==> flow/design.v <==
module fifo_simple #(
  parameter DP = 32,
  parameter DW = 24,
  parameter CUT_READY = 1,
  parameter ZEROOUT_WHENEMPTY = 0
) (
  input               clk,
  input               rst_n,
  input               w_req,
  output              unfull,
  input  [DW-1:0]     data_i,
  input               r_req,
  output              unempty,
  output [DW-1:0]     data_o
);
localparam AW = $clog2(DP);
reg [DW-1:0] mem [0:DP-1];
reg [AW-1:0] wptr;
reg [AW-1:0] rptr;
reg [AW:0]   cnt;
wire do_w = w_req & unfull;
wire do_r = r_req & unempty;
assign unfull  = (cnt != DP);
assign unempty = (cnt != 0);
assign data_o  = (ZEROOUT_WHENEMPTY != 0 && !unempty) ? {DW{1'b0}} : mem[rptr];
always @(posedge clk) begin
  if (do_w)
    mem[wptr] <= data_i;
end
always @(posedge clk) begin
  if (!rst_n) begin
    wptr <= 0;
    rptr <= 0;
    cnt  <= 0;
  end else begin
    if (do_w)
      wptr <= (wptr == DP-1) ? {AW{1'b0}} : wptr + 1'b1;
    if (do_r)
      rptr <= (rptr == DP-1) ? {AW{1'b0}} : rptr + 1'b1;
    case ({do_w, do_r})
      2'b10: cnt <= cnt + 1'b1;
      2'b01: cnt <= cnt - 1'b1;
      default: cnt <= cnt;
    endcase
  end
end
endmodule
module axis_1553_decoder #(
    parameter clock_speed = 20000000,
    parameter sample_rate = 2000000,
    parameter bit_slice_offset = 0,
    parameter invert_data = 0,
    parameter sample_select = 0
  ) 
  (
    input   aclk,
    input   arstn,
    input   parity_set,  
    output reg  [15:0]  m_axis_tdata,
    output reg          m_axis_tvalid,
    output reg  [7:0]   m_axis_tuser,
    input               m_axis_tready,
    input       [1:0]   diff
  );
    localparam integer base_1553_clock_rate = 1000000;
    localparam integer samples_per_mhz = sample_rate / base_1553_clock_rate;
    localparam integer cycles_per_mhz = clock_speed / base_1553_clock_rate;
    localparam integer delay_time = cycles_per_mhz * 4;
    localparam integer samples_to_skip = ((cycles_per_mhz > samples_per_mhz) ? cycles_per_mhz / samples_per_mhz : 0);
    localparam integer round_sample_select = ((sample_select == 0) ? samples_to_skip/2 : sample_select % samples_to_skip);
    localparam integer bit_rate_per_mhz = samples_per_mhz;
    localparam integer round_bit_slice_offset = ((cycles_per_mhz > samples_per_mhz) ? ((bit_slice_offset == 0) ? bit_rate_per_mhz/4 : bit_slice_offset % bit_rate_per_mhz) : 0);
    localparam integer sync_pulse_len = bit_rate_per_mhz * 3;
    localparam integer bits_per_trans = 20;
    localparam integer synth_bits_per_trans = (bits_per_trans*bit_rate_per_mhz);
    localparam diff_wait    = 5'h01;
    localparam data_cap     = 5'h03;
    localparam data_reduce  = 5'h07;
    localparam parity_gen   = 5'h0F;
    localparam trans        = 5'h1F;
    localparam error        = 5'h00;
    localparam [sync_pulse_len-1:0]sync_cmd_stat = {{sync_pulse_len/2{1'b0}}, {sync_pulse_len/2{1'b1}}};
    localparam [sync_pulse_len-1:0]sync_data     = {{sync_pulse_len/2{1'b1}}, {sync_pulse_len/2{1'b0}}};
    localparam cmd_data = 3'b010;
    localparam cmd_cmnd = 3'b100;
    localparam [(bit_rate_per_mhz)-1:0]bit_pattern = {{bit_rate_per_mhz/2{1'b1}}, {bit_rate_per_mhz/2{1'b0}}};
    localparam [synth_bits_per_trans-1:0]synth_clk = {bits_per_trans{bit_pattern}};
    integer bit_slice_index;
    reg [synth_bits_per_trans-1:0] reg_data;
    reg parity_bit;
    reg delay_bit;
    reg [4:0]  state;
    reg [15:0] data;
    reg [7:0]  cmd;
    reg [1:0]  p_diff;
    reg [clogb2(samples_to_skip):0]        skip_counter;
    reg [clogb2(delay_time)-1:0]           pause_counter;
    reg [clogb2(synth_bits_per_trans)-1:0] trans_counter;
    always @(posedge aclk) begin
      if(arstn == 1'b0) begin
        pause_counter <= delay_time-1;
      end else begin
        case (state)
          data_cap, diff_wait: begin
            pause_counter <= delay_time-1;
            if(diff[0] == diff[1]) begin
              pause_counter <= pause_counter - 1;
              if(pause_counter == 0) begin
                pause_counter <= 0;
              end
            end
          end
          default:
            pause_counter <= delay_time-1;
        endcase
      end
    end
    always @(posedge aclk) begin
      if(arstn == 1'b0) begin
        m_axis_tdata  <= 0;
        m_axis_tvalid <= 0;
        m_axis_tuser  <= 0;
      end else begin
        m_axis_tdata <= m_axis_tdata;
        m_axis_tvalid<= m_axis_tvalid;
        m_axis_tuser <= m_axis_tuser;
        case (state)
                  trans: begin
            m_axis_tdata  <= data;
            m_axis_tuser  <= cmd;
            m_axis_tvalid <= 1'b1;
          end
                          default: begin
            if(m_axis_tready == 1'b1) begin
              m_axis_tdata  <= 0;
              m_axis_tvalid <= 0;
              m_axis_tuser  <= 0;
            end
          end
          endcase
      end
    end
    always @(posedge aclk) begin
      if(arstn == 1'b0) begin
        state           <= error;
        data            <= 0;
        cmd             <= 0;
        parity_bit      <= 0;
        delay_bit       <= 0;
            end else begin
        case (state)
          diff_wait: begin
            state <= diff_wait;
            cmd           <= 0;
            data          <= 0;
            parity_bit    <= 0;
            delay_bit     <= 0;
            if(pause_counter == 0) begin
              delay_bit <= 1'b1;
            end
            if((diff[0] ^ diff[1]) && (skip_counter == 0)) begin
              state <= data_cap;
            end
          end
          data_cap: begin
            state <= data_cap;
                                if(trans_counter == 0) begin
              if(reg_data[synth_bits_per_trans-1:synth_bits_per_trans-sync_pulse_len] == sync_cmd_stat) begin
                state <= data_reduce;
                cmd[7:5] <= cmd_cmnd;
              end
              if(reg_data[synth_bits_per_trans-1:synth_bits_per_trans-sync_pulse_len] == sync_data) begin
                state <= data_reduce;
                cmd[7:5] <= cmd_data;
              end
            end
                      if(pause_counter == 0) begin
              state <= diff_wait;
              cmd   <= 0;
            end
          end
          data_reduce: begin
            state <= parity_gen;
            for(bit_slice_index = 0; bit_slice_index < 16; bit_slice_index = bit_slice_index + 1) begin
              data[bit_slice_index] <= (invert_data > 0 ? ~reg_data[bit_rate_per_mhz*(bit_slice_index+1)+round_bit_slice_offset] : reg_data[bit_rate_per_mhz*(bit_slice_index+1)+round_bit_slice_offset]);
            end
            parity_bit <= (invert_data > 0 ? ~reg_data[round_bit_slice_offset] : reg_data[round_bit_slice_offset]);
            cmd[1] <= (invert_data > 0 ? 1'b1 : 1'b0);
            cmd[2] <= delay_bit;
          end
          parity_gen: begin
            state <= trans;
            cmd[0] <= ~(~(^data) ^ parity_bit ^ parity_set);
          end
          trans:
            state <= diff_wait;
          default:
            state <= diff_wait;
        endcase
      end
    end
    always @(posedge aclk) begin
      if(arstn == 1'b0) begin
        p_diff        <= 2'b11;
        skip_counter  <= 0;
      end else begin
        p_diff <= diff;
        case (state)
          diff_wait, data_cap: begin
            skip_counter <= (samples_to_skip == 0 ? 0 : (skip_counter + 1) % samples_to_skip);          if((state == diff_wait) && (diff[0] == diff[1])) begin
              skip_counter <= skip_counter;
            end
            if((pause_counter == 0) && (diff[0] == diff[1])) begin
              skip_counter <= 0;
            end
            if((p_diff[0] == 0) && (diff[0] == 1)) begin
              skip_counter <= 0;
            end
            if((p_diff[1] == 0) && (diff[1] == 1)) begin
              skip_counter <= 0;
            end
          end
          error: begin
            p_diff        <= 2'b11;
            skip_counter  <= 0;
          end
          default: begin
            skip_counter <= (samples_to_skip == 0 ? 0 : (skip_counter + 1) % samples_to_skip);
          end
        endcase
      end
    end
      always @(posedge aclk) begin
      if(arstn == 1'b0) begin
        reg_data      <= synth_clk;
        trans_counter <= synth_bits_per_trans-1;
      end else begin
        case (state)
                  data_cap: begin
            if(skip_counter == round_sample_select) begin
              reg_data <= {reg_data[synth_bits_per_trans-2:0], p_diff[0]};
              trans_counter <= trans_counter - 1;
            end
            if((pause_counter == 0) && (diff[0] == diff[1])) begin
              reg_data <= synth_clk;
            end
            if(trans_counter == 0) begin
              trans_counter <= 0;
            end
          end
          trans: begin
            reg_data      <= synth_clk;
            trans_counter <= synth_bits_per_trans-1;
          end
          error: begin
            reg_data      <= synth_clk;
            trans_counter <= synth_bits_per_trans-1;
          end
          default: begin
            trans_counter <= synth_bits_per_trans-1;
          end
        endcase
      end
    end
    function integer clogb2;
      input [31:0] value;
      begin
          value = value - 1;
          for (clogb2 = 0; value > 0; clogb2 = clogb2 + 1) begin
              value = value >> 1;
          end
      end
    endfunction
endmodule
module axis_1553_encoder #(
    parameter clock_speed = 2000000,
    parameter sample_rate = 2000000
) 
(
    input aclk,
    input arstn,
    input parity_set,  
    input   [15:0]  s_axis_tdata,
    input           s_axis_tvalid,
    input   [7:0]   s_axis_tuser,
    output          s_axis_tready,
    output  reg [1:0]   diff,
    output  reg         en_diff
);
    localparam integer base_1553_clock_rate = 1000000;
    localparam integer samples_per_mhz = sample_rate / base_1553_clock_rate;
    localparam integer cycles_per_mhz = clock_speed / base_1553_clock_rate;
    localparam integer samples_to_skip = ((cycles_per_mhz > samples_per_mhz) ? cycles_per_mhz / samples_per_mhz - 1 : 0); 
    localparam integer bit_rate_per_mhz = samples_per_mhz;
    localparam integer delay_time = cycles_per_mhz * 4;
    localparam integer sync_pulse_len = bit_rate_per_mhz * 3;
    localparam integer bits_per_trans = 20;
    localparam integer synth_bits_per_trans = (bits_per_trans*bit_rate_per_mhz);
    localparam [(bit_rate_per_mhz)-1:0]bit_pattern = {{bit_rate_per_mhz/2{1'b1}}, {bit_rate_per_mhz/2{1'b0}}};
    localparam [synth_bits_per_trans-1:0]synth_clk = {bits_per_trans{bit_pattern}};
    localparam data_cap     = 3'd1;
    localparam data_invert  = 3'd2;
    localparam parity_gen   = 3'd3;
    localparam process_data = 4;
    localparam pause_ck     = 3'd5;
    localparam trans        = 3'd6;
    localparam error        = 3'd0;
    localparam [sync_pulse_len-1:0]sync_cmd_stat = {{sync_pulse_len/2{1'b0}}, {sync_pulse_len/2{1'b1}}};
    localparam [sync_pulse_len-1:0]sync_data     = {{sync_pulse_len/2{1'b1}}, {sync_pulse_len/2{1'b0}}};
    localparam cmd_data = 3'b010;
    localparam cmd_cmnd = 3'b100;
    localparam enable_diff_output = 1'b1;
    integer xor_index;
    integer cycle_index;
    reg [synth_bits_per_trans-1:0]reg_data;
    reg parity_bit;
    reg [2:0]  state;
    reg [15:0] data;
    reg [15:0] r_data;
    reg [7:0]  cmd;
    reg [clogb2(samples_to_skip):0]         skip_counter;
    reg [clogb2(delay_time)-1:0]            pause_counter;
    reg [clogb2(synth_bits_per_trans)-1:0]  trans_counter;
    reg [clogb2(synth_bits_per_trans)-1:0]  prev_trans_counter;
    assign s_axis_tready = (state == data_cap ? arstn : 0);
    always @(posedge aclk) begin
      if(arstn == 1'b0) begin
        pause_counter <= delay_time-1;
      end else begin
        case (state)
          trans:
            pause_counter <= delay_time-1;
          default: begin
            pause_counter <= pause_counter - 1;
            if(pause_counter == 0) begin
              pause_counter <= 0;
            end
          end
        endcase
      end
    end
    always @(posedge aclk) begin
      if(arstn == 1'b0) begin
        data        <= 0;
        cmd         <= 0;
      end else begin
        case (state)
          data_cap: begin
            if(s_axis_tvalid == 1'b1) begin
              data <= s_axis_tdata;
              cmd  <= s_axis_tuser;
            end
          end
          trans: begin
            data <= 0;
            cmd  <= 0;
          end
          default:begin
            data <= data;
            cmd  <= cmd;
          end
        endcase
      end
    end
    always @(posedge aclk) begin
      if(arstn == 1'b0) begin
        state       <= error;
        parity_bit  <= 0;
        reg_data    <= synth_clk;
      end else begin
        case (state)
          data_cap: begin
            state <= data_cap;
            reg_data <= synth_clk;
            parity_bit <= 0;
            r_data     <= 0;
            if(s_axis_tvalid == 1'b1) begin
              state <= data_invert;
            end
          end
          data_invert: begin
            state <= parity_gen;
            r_data <= data;
            if(cmd[1] == 1'b1) begin
              r_data <= ~data;
            end
          end
          parity_gen: begin
            state <= process_data;
            parity_bit <= (^r_data) ^ parity_set;
          end
          process_data: begin
            state <= pause_ck;
            if(cmd[2] == 1'b0) begin
                state <= trans;
            end
            case (cmd[7:5])
              cmd_data:
                reg_data[synth_bits_per_trans-1:synth_bits_per_trans-sync_pulse_len] <= sync_data;
              cmd_cmnd:
                reg_data[synth_bits_per_trans-1:synth_bits_per_trans-sync_pulse_len] <= sync_cmd_stat;
              default:
                reg_data[synth_bits_per_trans-1:synth_bits_per_trans-sync_pulse_len] <= 0;
            endcase
            reg_data[bit_rate_per_mhz-1:0] <= reg_data[bit_rate_per_mhz-1:0] ^ {bit_rate_per_mhz{parity_bit}} ^ {bit_rate_per_mhz{cmd[0]}};
            for(xor_index = 0; xor_index < 16; xor_index = xor_index + 1) begin
              for(cycle_index = (bit_rate_per_mhz*xor_index)+(bit_rate_per_mhz); cycle_index < (bit_rate_per_mhz*xor_index)+(bit_rate_per_mhz*2); cycle_index = cycle_index + 1)
                reg_data[cycle_index] <= reg_data[cycle_index] ^ r_data[xor_index];
            end
          end
          pause_ck: begin
            state <= pause_ck;
            if(pause_counter == 0) begin
              state <= trans;
            end
          end
          trans: begin
            state <= trans;
            if((trans_counter == 0) && (prev_trans_counter == 0) && (skip_counter == samples_to_skip)) begin
              state <= data_cap;
            end
          end
          default:
            state <= data_cap;
        endcase
      end
    end
    always @(posedge aclk) begin
      if(arstn == 1'b0) begin
        diff                <= 0;
        en_diff             <= ~enable_diff_output;
        trans_counter       <= synth_bits_per_trans-1;
        prev_trans_counter  <= synth_bits_per_trans-1;
      end 
      else begin
        prev_trans_counter <= trans_counter;
        case (state)
          trans: begin
            skip_counter <= skip_counter + 1;
            en_diff <= enable_diff_output;
            diff[0] <= reg_data[trans_counter];
            diff[1] <= ~reg_data[trans_counter];
            if(skip_counter == samples_to_skip) begin
              trans_counter <= trans_counter - 1;
              skip_counter <= 0;
            end
                      if(trans_counter == 0) begin
              trans_counter <= 0;
            end
          end
          default: begin
                      diff                <= 0;
            skip_counter        <= 0;
            en_diff             <= ~enable_diff_output;
            trans_counter       <= synth_bits_per_trans-1;
            prev_trans_counter  <= synth_bits_per_trans-1;
          end
          endcase
      end
    end
    function integer clogb2;
      input [31:0] value;
      begin
          value = value - 1;
          for (clogb2 = 0; value > 0; clogb2 = clogb2 + 1) begin
              value = value >> 1;
          end
      end
    endfunction
endmodule
module Core_1553B
(
  input clk,
  input rst_n,
  input parity_set,
  input  r_fifo_rd,
  output r_fifo_unempty,
  output [23:0] r_fifo_data,
  input  w_fifo_wd,
  output w_fifo_unfull,
  input  [23:0] w_fifo_data,
  input  [1:0] rx_1553,
  output [1:0] tx_1553,
  output en_tx_1553
);
wire [15:0]   m1553_decoder_data;
wire          m1553_decoder_valid;
wire [ 7:0]   m1553_decoder_user;
wire          m1553_decoder_ready;
wire [15:0]   m1553_encoder_data;
wire          m1553_encoder_valid;
wire [ 7:0]   m1553_encoder_user;
wire          m1553_encoder_ready;
axis_1553_decoder mil1553_decoder (
  .aclk(clk),
  .arstn(rst_n),
  .parity_set   (parity_set),
  .m_axis_tdata(m1553_decoder_data),
  .m_axis_tvalid(m1553_decoder_valid),
  .m_axis_tuser(m1553_decoder_user),
  .m_axis_tready(m1553_decoder_ready),
  .diff(rx_1553)
);
fifo_simple #(
  .DP           (32),
  .DW           (16+8),
  .CUT_READY    (1),
  .ZEROOUT_WHENEMPTY  (0)
) decoder_fifo (
  .clk        (clk),
  .rst_n      (rst_n),
  .w_req      (m1553_decoder_valid),
  .unfull     (m1553_decoder_ready),
  .data_i     ({m1553_decoder_user, m1553_decoder_data}),
  .r_req      (r_fifo_rd),
  .unempty    (r_fifo_unempty),
  .data_o     (r_fifo_data)
);
axis_1553_encoder mil1553_encoder (
  .aclk(clk),
  .arstn(rst_n),
  .parity_set   (parity_set),
  .s_axis_tdata(m1553_encoder_data),
  .s_axis_tvalid(m1553_encoder_valid),
  .s_axis_tuser(m1553_encoder_user),
  .s_axis_tready(m1553_encoder_ready),
  .diff(tx_1553),
  .en_diff(en_tx_1553)
);
fifo_simple #(
  .DP           (32),
  .DW           (16+8),
  .CUT_READY    (1),
  .ZEROOUT_WHENEMPTY  (0)
) encoder_fifo (
  .clk        (clk),
  .rst_n      (rst_n),
  .w_req      (w_fifo_wd),
  .unfull     (w_fifo_unfull),
  .data_i     (w_fifo_data),
  .r_req      (m1553_encoder_ready),
  .unempty    (m1553_encoder_valid),
  .data_o     ({m1553_encoder_user, m1553_encoder_data})
);
endmodule
module APB_Slave_Interface#(
    parameter DATAWIDTH = 32,
    parameter REGSNUM = 8
)(
    APB_CLK,
    APB_RESETn,
    APB_RDATA,
    APB_READY,
    APB_SLVERR,
    APB_STRB,
    APB_PROT,
    APB_ADDR,
    APB_ENABLE,
    APB_WRITE,
    APB_WDATA,
    APB_SEL,
    RegsDataOut,
    RegsDataIn,
    beWrdOut,
    beReadOut,
    RegsAddrOut
);
function integer clogb2( 
    input integer data
);
begin
    if(data == 0)
        clogb2 = 1;
    else if(data != 0)
        for(clogb2 = 0; data > 0;clogb2 = clogb2 + 1)
            data = data >> 1;
end
endfunction
localparam REGS_ADDRWIDTH = clogb2(REGSNUM-1);
localparam ADDR_LSB = (DATAWIDTH/32) + 1;
localparam APB_STRB_WIDTH = (DATAWIDTH<=32) ? 4 : 8;
input                               APB_CLK;
input                               APB_RESETn;
output       [DATAWIDTH-1 : 0]      APB_RDATA;
output                              APB_READY;
output                              APB_SLVERR;
input wire  [APB_STRB_WIDTH-1 : 0]  APB_STRB;
input wire  [2 : 0]                 APB_PROT;
input wire                          APB_ENABLE;
input wire                          APB_WRITE;
input wire  [DATAWIDTH-1 : 0]       APB_WDATA;
input wire  [DATAWIDTH-1 : 0]       APB_ADDR;
input wire                          APB_SEL;
output wire [DATAWIDTH*REGSNUM-1 : 0]  RegsDataOut;
input wire  [DATAWIDTH*REGSNUM-1 : 0]  RegsDataIn;
output reg                              beWrdOut;
output reg                              beReadOut;
output reg  [REGS_ADDRWIDTH-1 : 0]      RegsAddrOut;
wire        [REGS_ADDRWIDTH-1 : 0]      regsAddr;
assign regsAddr = APB_ADDR[REGS_ADDRWIDTH+ADDR_LSB-1 : ADDR_LSB];
reg [DATAWIDTH-1 : 0] APB_RDATA_R;
reg APB_READY_R;
reg APB_SLVERR_R;
assign APB_RDATA = APB_RDATA_R;
assign APB_READY = APB_READY_R;
assign APB_SLVERR = APB_SLVERR_R;
reg [DATAWIDTH-1 : 0] DeviceRegs [REGSNUM-1 : 0];
wire [DATAWIDTH-1:0] DeviceRegs_r [REGSNUM-1 : 0];
genvar i;
generate
    for(i=0; i<REGSNUM; i = i+1) begin: link_regs
        assign RegsDataOut[(i+1)*DATAWIDTH-1 : i*DATAWIDTH] = DeviceRegs[i];
        assign DeviceRegs_r[i] = RegsDataIn[(i+1)*DATAWIDTH-1 : i*DATAWIDTH];
    end
endgenerate
localparam First  = 2'd0;
localparam Second = 2'd1;
localparam Third  = 2'd2;
reg [1 : 0] APBState;
integer k;
always @(posedge APB_CLK or negedge APB_RESETn )
begin
    if (!APB_RESETn) begin
        APBState <= First;
        APB_RDATA_R <= 0;
        APB_READY_R <= 0;
        APB_SLVERR_R <= 0;
        RegsAddrOut <= 0;
        beWrdOut <= 0;
        beReadOut <= 0;
        for(k=0; k<REGSNUM; k=k+1)begin
            DeviceRegs[k] <= 0;
        end
    end
    else begin
        case(APBState)
            First: begin
                if(APB_SEL && (regsAddr < REGSNUM)) begin
                    RegsAddrOut <= regsAddr;
                    APBState <= Second;
                end
            end
            Second: begin
                if(APB_ENABLE) begin
                    if(APB_WRITE) begin
                        beWrdOut <= 1;
                        DeviceRegs[regsAddr] <= APB_WDATA;
                    end
                    else begin
                        beReadOut <= 1;
                        APB_RDATA_R <= DeviceRegs_r[RegsAddrOut];
                    end
                    APB_READY_R <= 1;
                    APB_SLVERR_R <= 0;
                    APBState <= Third;
                end
            end
            Third: begin
                APB_READY_R <= 0;
                APB_SLVERR_R <= 0;
                beWrdOut <= 0;
                beReadOut <= 0;
                APBState <= First;
            end
            default: APBState <= First;
        endcase
    end
end
endmodule
module Top_1553B_APB
(
  APB_CLK,
  APB_RESETn,
  APB_RDATA,
  APB_READY,
  APB_SLVERR,
  APB_STRB,
  APB_PROT, 
  APB_ADDR,
  APB_ENABLE,
  APB_WRITE,
  APB_WDATA,
  APB_SEL,
  rx0_1553,
  tx0_1553,
  tx0_en,
  rx1_1553,
  tx1_1553,
  tx1_en
);
localparam DATAWIDTH = 32;
localparam APB_STRB_WIDTH = 8;
localparam REGSNUM = 8;
localparam REGS_ADDRWIDTH = 3;
input                               APB_CLK;
input                               APB_RESETn;
output [DATAWIDTH-1 : 0]            APB_RDATA;
output                              APB_READY;
output                              APB_SLVERR;
input  [APB_STRB_WIDTH-1 : 0]       APB_STRB;
input  [2 : 0]                      APB_PROT;
input  [DATAWIDTH-1 : 0]            APB_ADDR;
input                               APB_ENABLE;
input                               APB_WRITE;
input  [DATAWIDTH-1 : 0]            APB_WDATA;
input                               APB_SEL;
input     [1:0] rx0_1553;
output    [1:0] tx0_1553;
output    tx0_en;
input     [1:0] rx1_1553;
output    [1:0] tx1_1553;
output    tx1_en;
wire [DATAWIDTH*REGSNUM-1 : 0]    RegsDataOut;
wire [DATAWIDTH*REGSNUM-1 : 0]    RegsDataIn;
wire                              beWrdOut;
wire                              beReadOut;
wire [REGS_ADDRWIDTH-1 : 0]       RegsAddrOut;
APB_Slave_Interface#(
    .DATAWIDTH  (DATAWIDTH),
    .REGSNUM    (REGSNUM)
)APB_Inter_inst(
    .APB_CLK(APB_CLK),
    .APB_RESETn(APB_RESETn),
    .APB_RDATA(APB_RDATA),
    .APB_READY(APB_READY),
    .APB_SLVERR(APB_SLVERR),
    .APB_STRB(APB_STRB),
    .APB_PROT(APB_PROT), 
    .APB_ADDR(APB_ADDR),
    .APB_ENABLE(APB_ENABLE),
    .APB_WRITE(APB_WRITE),
    .APB_WDATA(APB_WDATA),
    .APB_SEL(APB_SEL),
    .RegsDataOut (RegsDataOut),
    .RegsDataIn  (RegsDataIn),
    .beWrdOut    (beWrdOut),
    .beReadOut   (beReadOut),
    .RegsAddrOut (RegsAddrOut)
);
wire [DATAWIDTH-1:0] rxreg_one_read;
assign RegsDataIn[3*DATAWIDTH-1 : 2*DATAWIDTH]= rxreg_one_read;
wire rxreg_one_read_sel = beReadOut & (RegsAddrOut == 2);
assign rxreg_one_read[30:24] = 0;
wire [DATAWIDTH-1:0] txreg_one_write = RegsDataOut[4*DATAWIDTH-1 : 3*DATAWIDTH];
wire txreg_one_write_sel = beWrdOut & (RegsAddrOut == 3);
wire [DATAWIDTH-1:0] txreg_one_read;
assign RegsDataIn[4*DATAWIDTH-1 : 3*DATAWIDTH] = txreg_one_read;
assign txreg_one_read[31:1] = 0;
assign RegsDataIn[2*DATAWIDTH-1 : 0] = 0;
assign RegsDataIn[DATAWIDTH*REGSNUM-1 : 4*DATAWIDTH] = 0;
assign tx1_1553 = 2'b00;
assign tx1_en = 1'b0;
Core_1553B CoreOne_inst
(
  .clk              (APB_CLK),
  .rst_n            (APB_RESETn),
  .parity_set       (1'b0),
  .r_fifo_rd        (rxreg_one_read_sel),
  .r_fifo_unempty   (rxreg_one_read[31]),
  .r_fifo_data      (rxreg_one_read[23:0]),
  .w_fifo_wd        (txreg_one_write_sel),
  .w_fifo_unfull    (txreg_one_read[0]),
  .w_fifo_data      (txreg_one_write[23:0]),
  .rx_1553          (rx0_1553),
  .tx_1553          (tx0_1553),
  .en_tx_1553       (tx0_en)
);
endmodule
==> reports on Top_1553B_APB <==
* Step by step through the tools: Top_1553B_APB *
Each step is given for the RTL above and for the edited RTL.
Lines under "original" count in the file above, lines under "edited" in the edited file.
"difference": "edited" minus "original" as printed here. "rel. change": 100 x difference / "original".
Operators: Yosys type, input widths -> output width; for muxes data width and select width s.
Cell names lack the library's common part.
A cell with -- has no value.

inputs
  top = Top_1553B_APB
  clock input = APB_CLK
  cell library = sky130hd
  corner = tt_025C_1v80

* Diff *
The edit as a unified diff against the file above.
The edited RTL no longer does the same as the RTL above: the edit was made by script, with no optimisation intended.

begin of diff
@@ -672,5 +672,5 @@
   APB_CLK,
   APB_RESETn,
-  APB_RDATA,
+  APB_RDATA_out,
   APB_READY,
   APB_SLVERR,
@@ -695,5 +695,5 @@
 input                               APB_CLK;
 input                               APB_RESETn;
-output [DATAWIDTH-1 : 0]            APB_RDATA;
+output [DATAWIDTH-1 : 0]            APB_RDATA_out;
 output                              APB_READY;
 output                              APB_SLVERR;
@@ -711,4 +711,8 @@
 output    [1:0] tx1_1553;
 output    tx1_en;
+wire [DATAWIDTH-1 : 0] APB_RDATA;
+reg [DATAWIDTH-1 : 0] APB_RDATA_q;
+always @(posedge APB_CLK) APB_RDATA_q <= APB_RDATA;
+assign APB_RDATA_out = APB_RDATA_q;
 wire [DATAWIDTH*REGSNUM-1 : 0]    RegsDataOut;
 wire [DATAWIDTH*REGSNUM-1 : 0]    RegsDataIn;
end of diff

* Word-level counts *
Yosys after proc, flatten, opt, wreduce and memory -nomap, before mapping. Print and check cells are not counted.
Memory sizes are those after Yosys's memory passes, which may raise the word count (mostly to a power of two), join words into wider ones and drop unused or constant bits.

storage and ports
  element                          original  edited  difference  rel. change (%)
  bits in registers                348       380     +32         +9.20
  memory bits (writable)           1,536     1,536   0           0.00
  word width x clocked read ports  48        48      0           0.00
  memories kept                    2         2       0           0.00
  bits of input ports              84        84      0           0.00
  output and inout bits            40        40      0           0.00
  elaborated cells                 367       368     +1          +0.27

operators by class
  element                     original  edited  difference  rel. change (%)
  add/sub/neg operators       14        14      0           0.00
  div/mod/pow operators       1         1       0           0.00
  $lt $le $gt $ge             1         1       0           0.00
  equal/unequal tests         47        47      0           0.00
  shifts and indexed selects  1         1       0           0.00
  mux-type cells              134       134     0           0.00
  bitwise logic cells         54        54      0           0.00
  reduce/logical cells        66        66      0           0.00

memory list
  element                                  original                                                                                        edited
  words x width with read and write ports  CoreOne_inst.decoder_fifo.mem 32 x 24 bit 1R1W; CoreOne_inst.encoder_fifo.mem 32 x 24 bit 1R1W  CoreOne_inst.decoder_fifo.mem 32 x 24 bit 1R1W; CoreOne_inst.encoder_fifo.mem 32 x 24 bit 1R1W

Operator kinds equal on both sides are left out: 74.

* Depth *
Yosys ltp: most cells in a row. Word level: on the elaborated netlist, between registers, memories and ports. Mapped: between sequential cells and ports; inverters and the memories' decode and read muxes count.

logic depth
  element                        original  edited  difference  rel. change (%)
  word-level depth               7         7       0           0.00
  ABC_AREA                       0         0       --          --
  gate-level depth with buffers  15        14      -1          -6.67
  mapped depth without buffers   13        13      0           0.00

* After synthesis *
Source: synth_stat.txt of the flow (Yosys; design flattened, memories mapped). It holds for the ABC_AREA given above (unset counts as 0); a run with the other value may have another netlist.

synthesis totals
  element                         original  edited    difference  rel. change (%)
  cell count                      3,522     3,524     +2          +0.06
  chip area (Yosys) (µm²)         65,854.4  66,161.0  +306.6      +0.47
  area of sequential cells (µm²)  47,857.1  48,277.6  +420.5      +0.88
  flip-flop cells                 1,681     1,702     +21         +1.25
  buffer cells                    199       198       -1          -0.50

cells by type
  type      original  edited  difference  rel. change (%)
  nand2_1   168       127     -41         -24.40
  mux2i_1   52        16      -36         -69.23
  a221o_1   0         23      +23         --
  inv_1     41        63      +22         +53.66
  nor2b_1   3         25      +22         +733.33
  dfxtp_1   236       257     +21         +8.90
  clkbuf_1  105       122     +17         +16.19
  o21ai_0   70        53      -17         -24.29
  a222oi_1  0         17      +17         --
  o21ai_1   45        31      -14         -31.11
  xor2_1    75        62      -13         -17.33
  buf_4     31        18      -13         -41.94
  xnor2_1   48        60      +12         +25.00
  and3_1    28        39      +11         +39.29
  and2_1    25        34      +9          +36.00
  buf_1     22        13      -9          -40.91
  nand3_1   51        45      -6          -11.76
  nor3_1    45        50      +5          +11.11

Cell types equal on both sides are left out: 23.
The list need not be complete.
The figures by module come from a second, unflattened synthesis with its own total; it is not the netlist above.

second synthesis, totals
  element                                        original  edited    difference  rel. change (%)
  cell total of the unflattened synthesis        5,123     5,155     +32         +0.62
  area total of the unflattened synthesis (µm²)  84,529.8  85,170.4  +640.6      +0.76

Each row is one instance without its submodules.

modules, original
  module               times used  cells  area (µm²)  sequential area (µm²)
  fifo_simple          2           1,534  30,395.4    23,482.5
  APB_Slave_Interface  1           941    12,976.2    7,433.4
  axis_1553_encoder    1           589    6,103.4     3,193.1
  axis_1553_decoder    1           519    4,609.4     2,182.1
  Top_1553B_APB        1           6      50.0        0.0
  Core_1553B           1           0      0.0         0.0

modules, edited
  module               times used  cells  area (µm²)  sequential area (µm²)
  fifo_simple          2           1,534  30,395.4    23,482.5
  APB_Slave_Interface  1           941    12,976.2    7,433.4
  axis_1553_encoder    1           589    6,103.4     3,193.1
  axis_1553_decoder    1           519    4,609.4     2,182.1
  Top_1553B_APB        1           38     690.7       640.6
  Core_1553B           1           0      0.0         0.0

* Timing after synthesis *
OpenSTA on the mapped netlist: ideal clock, no wires. The path of least setup slack (recovery checks aside). Input and output delay are each 20% of the period. Register names are those of the netlist, which keeps one name where synthesis merged equal registers.

path after synthesis
  element                        original                              edited                                difference  rel. change (%)
  path kind                      input-to-reg                          input-to-reg                          --          --
  start                          in APB_RESETn                         in APB_RESETn                         --          --
  end                            reg CoreOne_inst.encoder_fifo.cnt[5]  reg CoreOne_inst.encoder_fifo.cnt[5]  --          --
  period (ps)                    10,000                                10,000                                0           0.00
  external input delay (ps)      2,000                                 2,000                                 0           0.00
  library setup time (ps)        72                                    128                                   +56         --
  time at the first pin (ps)     2,000                                 2,000                                 0           0.00
  arrival time (ps)              4,408                                 4,242                                 -166        -3.77
  data required time (ps)        9,928                                 9,872                                 -56         -0.56
  path slack (ps)                5,520                                 5,630                                 +110        --
  delay of the path (ps)         2,480                                 2,370                                 -110        -4.44
  stages                         13                                    12                                    -1          -7.69
  buffers on the path            3                                     2                                     -1          -33.33
  synthesis period reached (ps)  4,480                                 4,370                                 -110        -2.46

"delay of the path" = arrival - input delay + setup time.
"stages": output pins that drive a net of the path, with the launching flip-flop's if there is one; two outputs of one cell count as two.
"synthesis period reached" is the clock period less the worst setup slack; recovery checks do not enter. This is arithmetic on one report: input and output delays are still those of the set period (20% each).
The rows between start and end are the longest chain of elaborated cells between them; the timing report does not say that the signal goes this way. Where chains are equally long, one stands for them.
A line is the first line of the expression or statement that the cell stems from. Yosys adds cells for indexed reads and writes and turns some case tables into memories.
A register here has more assigning lines than the two given.

between the ends, after synthesis, original
  cells stage by stage = clkbuf_1 > clkinv_1 > clkbuf_1 > buf_1 > nor2_1 > ha_1 > ha_1 > a21o_1 > a21oi_1 > o21bai_1 > a21oi_1 > mux2i_1 > mux2i_1
  length of the longest elaborated chain = 4
  elaborated cells on any way between the ends = 6
  source lines of those cells = 3
  those cells by class = eq/ne (2); mux (2); logic (1); reduce/logical (1)

RTL lines, path after synthesis, original
  element      line  RTL
  from (decl)  696   input                               APB_RESETn;
  $mux 1       325   assign s_axis_tready = (state == data_cap ? arstn : 0);
  $and 1x1->1  22    wire do_r = r_req & unempty;
  $eq 2x1->1   40    case ({do_w, do_r})
  $pmux 6 s2   40
  to (assign)  41    2'b10: cnt <= cnt + 1'b1;
  to (assign)  42    2'b01: cnt <= cnt - 1'b1;
  to (decl)    20    reg [AW:0]   cnt;

Nets of the timed path that keep an RTL name, with a line that drives or declares them; the list need not be complete.

named nets, after synthesis, original
  signal                          line
  CoreOne_inst.encoder_fifo.do_r  22

between the ends, after synthesis, edited
  cells stage by stage = inv_2 > clkbuf_1 > clkbuf_1 > nor2_1 > ha_1 > ha_1 > a21o_1 > a21o_1 > a21o_1 > a311oi_1 > xor2_1 > nor2_1
  length of the longest elaborated chain = 4
  elaborated cells on any way between the ends = 6
  source lines of those cells = 3
  those cells by class = eq/ne (2); mux (2); logic (1); reduce/logical (1)

RTL lines, path after synthesis, edited
  element      line  RTL
  from (decl)  696   input                               APB_RESETn;
  $mux 1       325   assign s_axis_tready = (state == data_cap ? arstn : 0);
  $and 1x1->1  22    wire do_r = r_req & unempty;
  $eq 2x1->1   40    case ({do_w, do_r})
  $pmux 6 s2   40
  to (assign)  41    2'b10: cnt <= cnt + 1'b1;
  to (assign)  42    2'b01: cnt <= cnt - 1'b1;
  to (decl)    20    reg [AW:0]   cnt;

named nets, after synthesis, edited
  signal                          line
  CoreOne_inst.encoder_fifo.do_r  22

* Timing after layout *
From the final timing report of the runs of pair 1: the path of least setup slack in the routed layout; clock arrival at registers is part of the times.
The path's times are printed in steps of 10 ps; the period is the one set.

path after layout
  element                     original                              edited                                difference  rel. change (%)
  path kind                   reg-to-reg                            reg-to-reg                            --          --
  start                       reg CoreOne_inst.decoder_fifo.cnt[1]  reg CoreOne_inst.decoder_fifo.cnt[0]  --          --
  end                         reg CoreOne_inst.decoder_fifo.cnt[5]  reg CoreOne_inst.decoder_fifo.cnt[5]  --          --
  period (ps)                 4,190                                 4,190                                 0           0.00
  library setup time (ps)     70                                    150                                   +80         --
  time at the first pin (ps)  770                                   790                                   +20         +2.60
  arrival time (ps)           4,230                                 4,260                                 +30         +0.71
  data required time (ps)     4,890                                 4,830                                 -60         -1.23
  path slack (ps)             660                                   570                                   -90         --
  stages                      13                                    13                                    0           0.00
  buffers on the path         0                                     0                                     0           --

The rows between start and end are the longest chain of elaborated cells between them; the timing report does not say that the signal goes this way. Where chains are equally long, one stands for them.
A register here has more assigning lines than the two given.

between the ends, after layout, original
  cells stage by stage = dfxtp_1 > nor4_1 > nand3_1 > and2_1 > clkinv_1 > ha_1 > ha_1 > a21o_1 > a21oi_1 > o21bai_1 > a21oi_1 > mux2i_1 > mux2i_1
  length of the longest elaborated chain = 4
  elaborated cells on any way between the ends = 10
  source lines of those cells = 7
  those cells by class = add/sub (2); eq/ne (3); mux (1); logic (2); reduce/logical (2)

RTL lines, path after layout, original
  element            line  RTL
  from (decl)        20    reg [AW:0]   cnt;
  from (assign)      41    2'b10: cnt <= cnt + 1'b1;
  from (assign)      42    2'b01: cnt <= cnt - 1'b1;
  $reduce_bool 6->1  24    assign unempty = (cnt != 0);
  $and 1x1->1        22    wire do_r = r_req & unempty;
  $eq 2x1->1         40    case ({do_w, do_r})
  $pmux 6 s2         40
  to (assign)        41
  to (assign)        42
  to (decl)          20

between the ends, after layout, edited
  cells stage by stage = dfxtp_1 > nor4_1 > nand3b_1 > and2_1 > inv_2 > ha_1 > ha_1 > a21o_1 > a21oi_1 > o21a_1 > o311ai_1 > xnor2_1 > nor2_1
  length of the longest elaborated chain = 4
  elaborated cells on any way between the ends = 10
  source lines of those cells = 7
  those cells by class = add/sub (2); eq/ne (3); mux (1); logic (2); reduce/logical (2)

RTL lines, path after layout, edited
  element            line  RTL
  from (decl)        20    reg [AW:0]   cnt;
  from (assign)      41    2'b10: cnt <= cnt + 1'b1;
  from (assign)      42    2'b01: cnt <= cnt - 1'b1;
  $reduce_bool 6->1  24    assign unempty = (cnt != 0);
  $and 1x1->1        22    wire do_r = r_req & unempty;
  $eq 2x1->1         40    case ({do_w, do_r})
  $pmux 6 s2         40
  to (assign)        41
  to (assign)        42
  to (decl)          20

* Measured runs *
Both versions went through the flow (Yosys, OpenROAD) with the same settings in each pair. Constraints: input delay and output delay 20% of the set period each, output load 0.01 pF.

flow settings, pair 1
  period_ns = 4.19
  CAP_MARGIN = 20
  CORE_MARGIN = 2
  CORE_UTILIZATION = 40
  SLEW_MARGIN = 20

final reports, pair 1
  element                                                  original   edited     difference  rel. change (%)
  chip area in the Yosys report (µm²)                      65,854.4   66,161.0   +306.6      +0.47
  full die area (µm²)                                      167,899.0  168,670.0  +771.0      +0.46
  area of the standard cells in the finished layout (µm²)  75,537.4   75,725.1   +187.7      +0.25
  utilization after routing (%)                            46.3       46.0       -0.3        --
  smallest setup slack (ps)                                655        568        -87         --
  post-route setup TNS (ps)                                0          0          0           --
  total power of the final layout (µW)                     35,173     35,726     +553        +1.57
  period reached (ps)                                      3,535      3,622      +87         +2.46

flow settings, pair 2
  CAP_MARGIN = 15
  CELL_PAD_IN_SITES_DETAIL_PLACEMENT = 2
  CELL_PAD_IN_SITES_GLOBAL_PLACEMENT = 3
  CORE_ASPECT_RATIO = 1.24
  CORE_MARGIN = 4
  CORE_UTILIZATION = 22
  PLACE_DENSITY = 0.85
  SETUP_SLACK_MARGIN = 0.65
  TNS_END_PERCENT = 95
  period_ns = 2.47
  SLEW_MARGIN = 20

final reports, pair 2
  element                                                  original   edited     difference  rel. change (%)
  chip area in the Yosys report (µm²)                      65,854.4   66,161.0   +306.6      +0.47
  full die area (µm²)                                      308,206.0  309,621.0  +1,415.0    +0.46
  area of the standard cells in the finished layout (µm²)  83,143.5   85,019.0   +1,875.5    +2.26
  utilization after routing (%)                            27.9       28.5       +0.6        --
  smallest setup slack (ps)                                -486       -197       +289        --
  post-route setup TNS (ps)                                -182,912   -965       +181,947    --
  total power of the final layout (µW)                     64,398     63,861     -537        -0.83
  period reached (ps)                                      2,956      2,667      -289        -9.78

"period reached" means the clock period less the worst setup slack. The figure is calculated, with input and output delays left at 20% of the set period.
"total power of the final layout": no workload was simulated; the value follows from the tool's default switching activity.
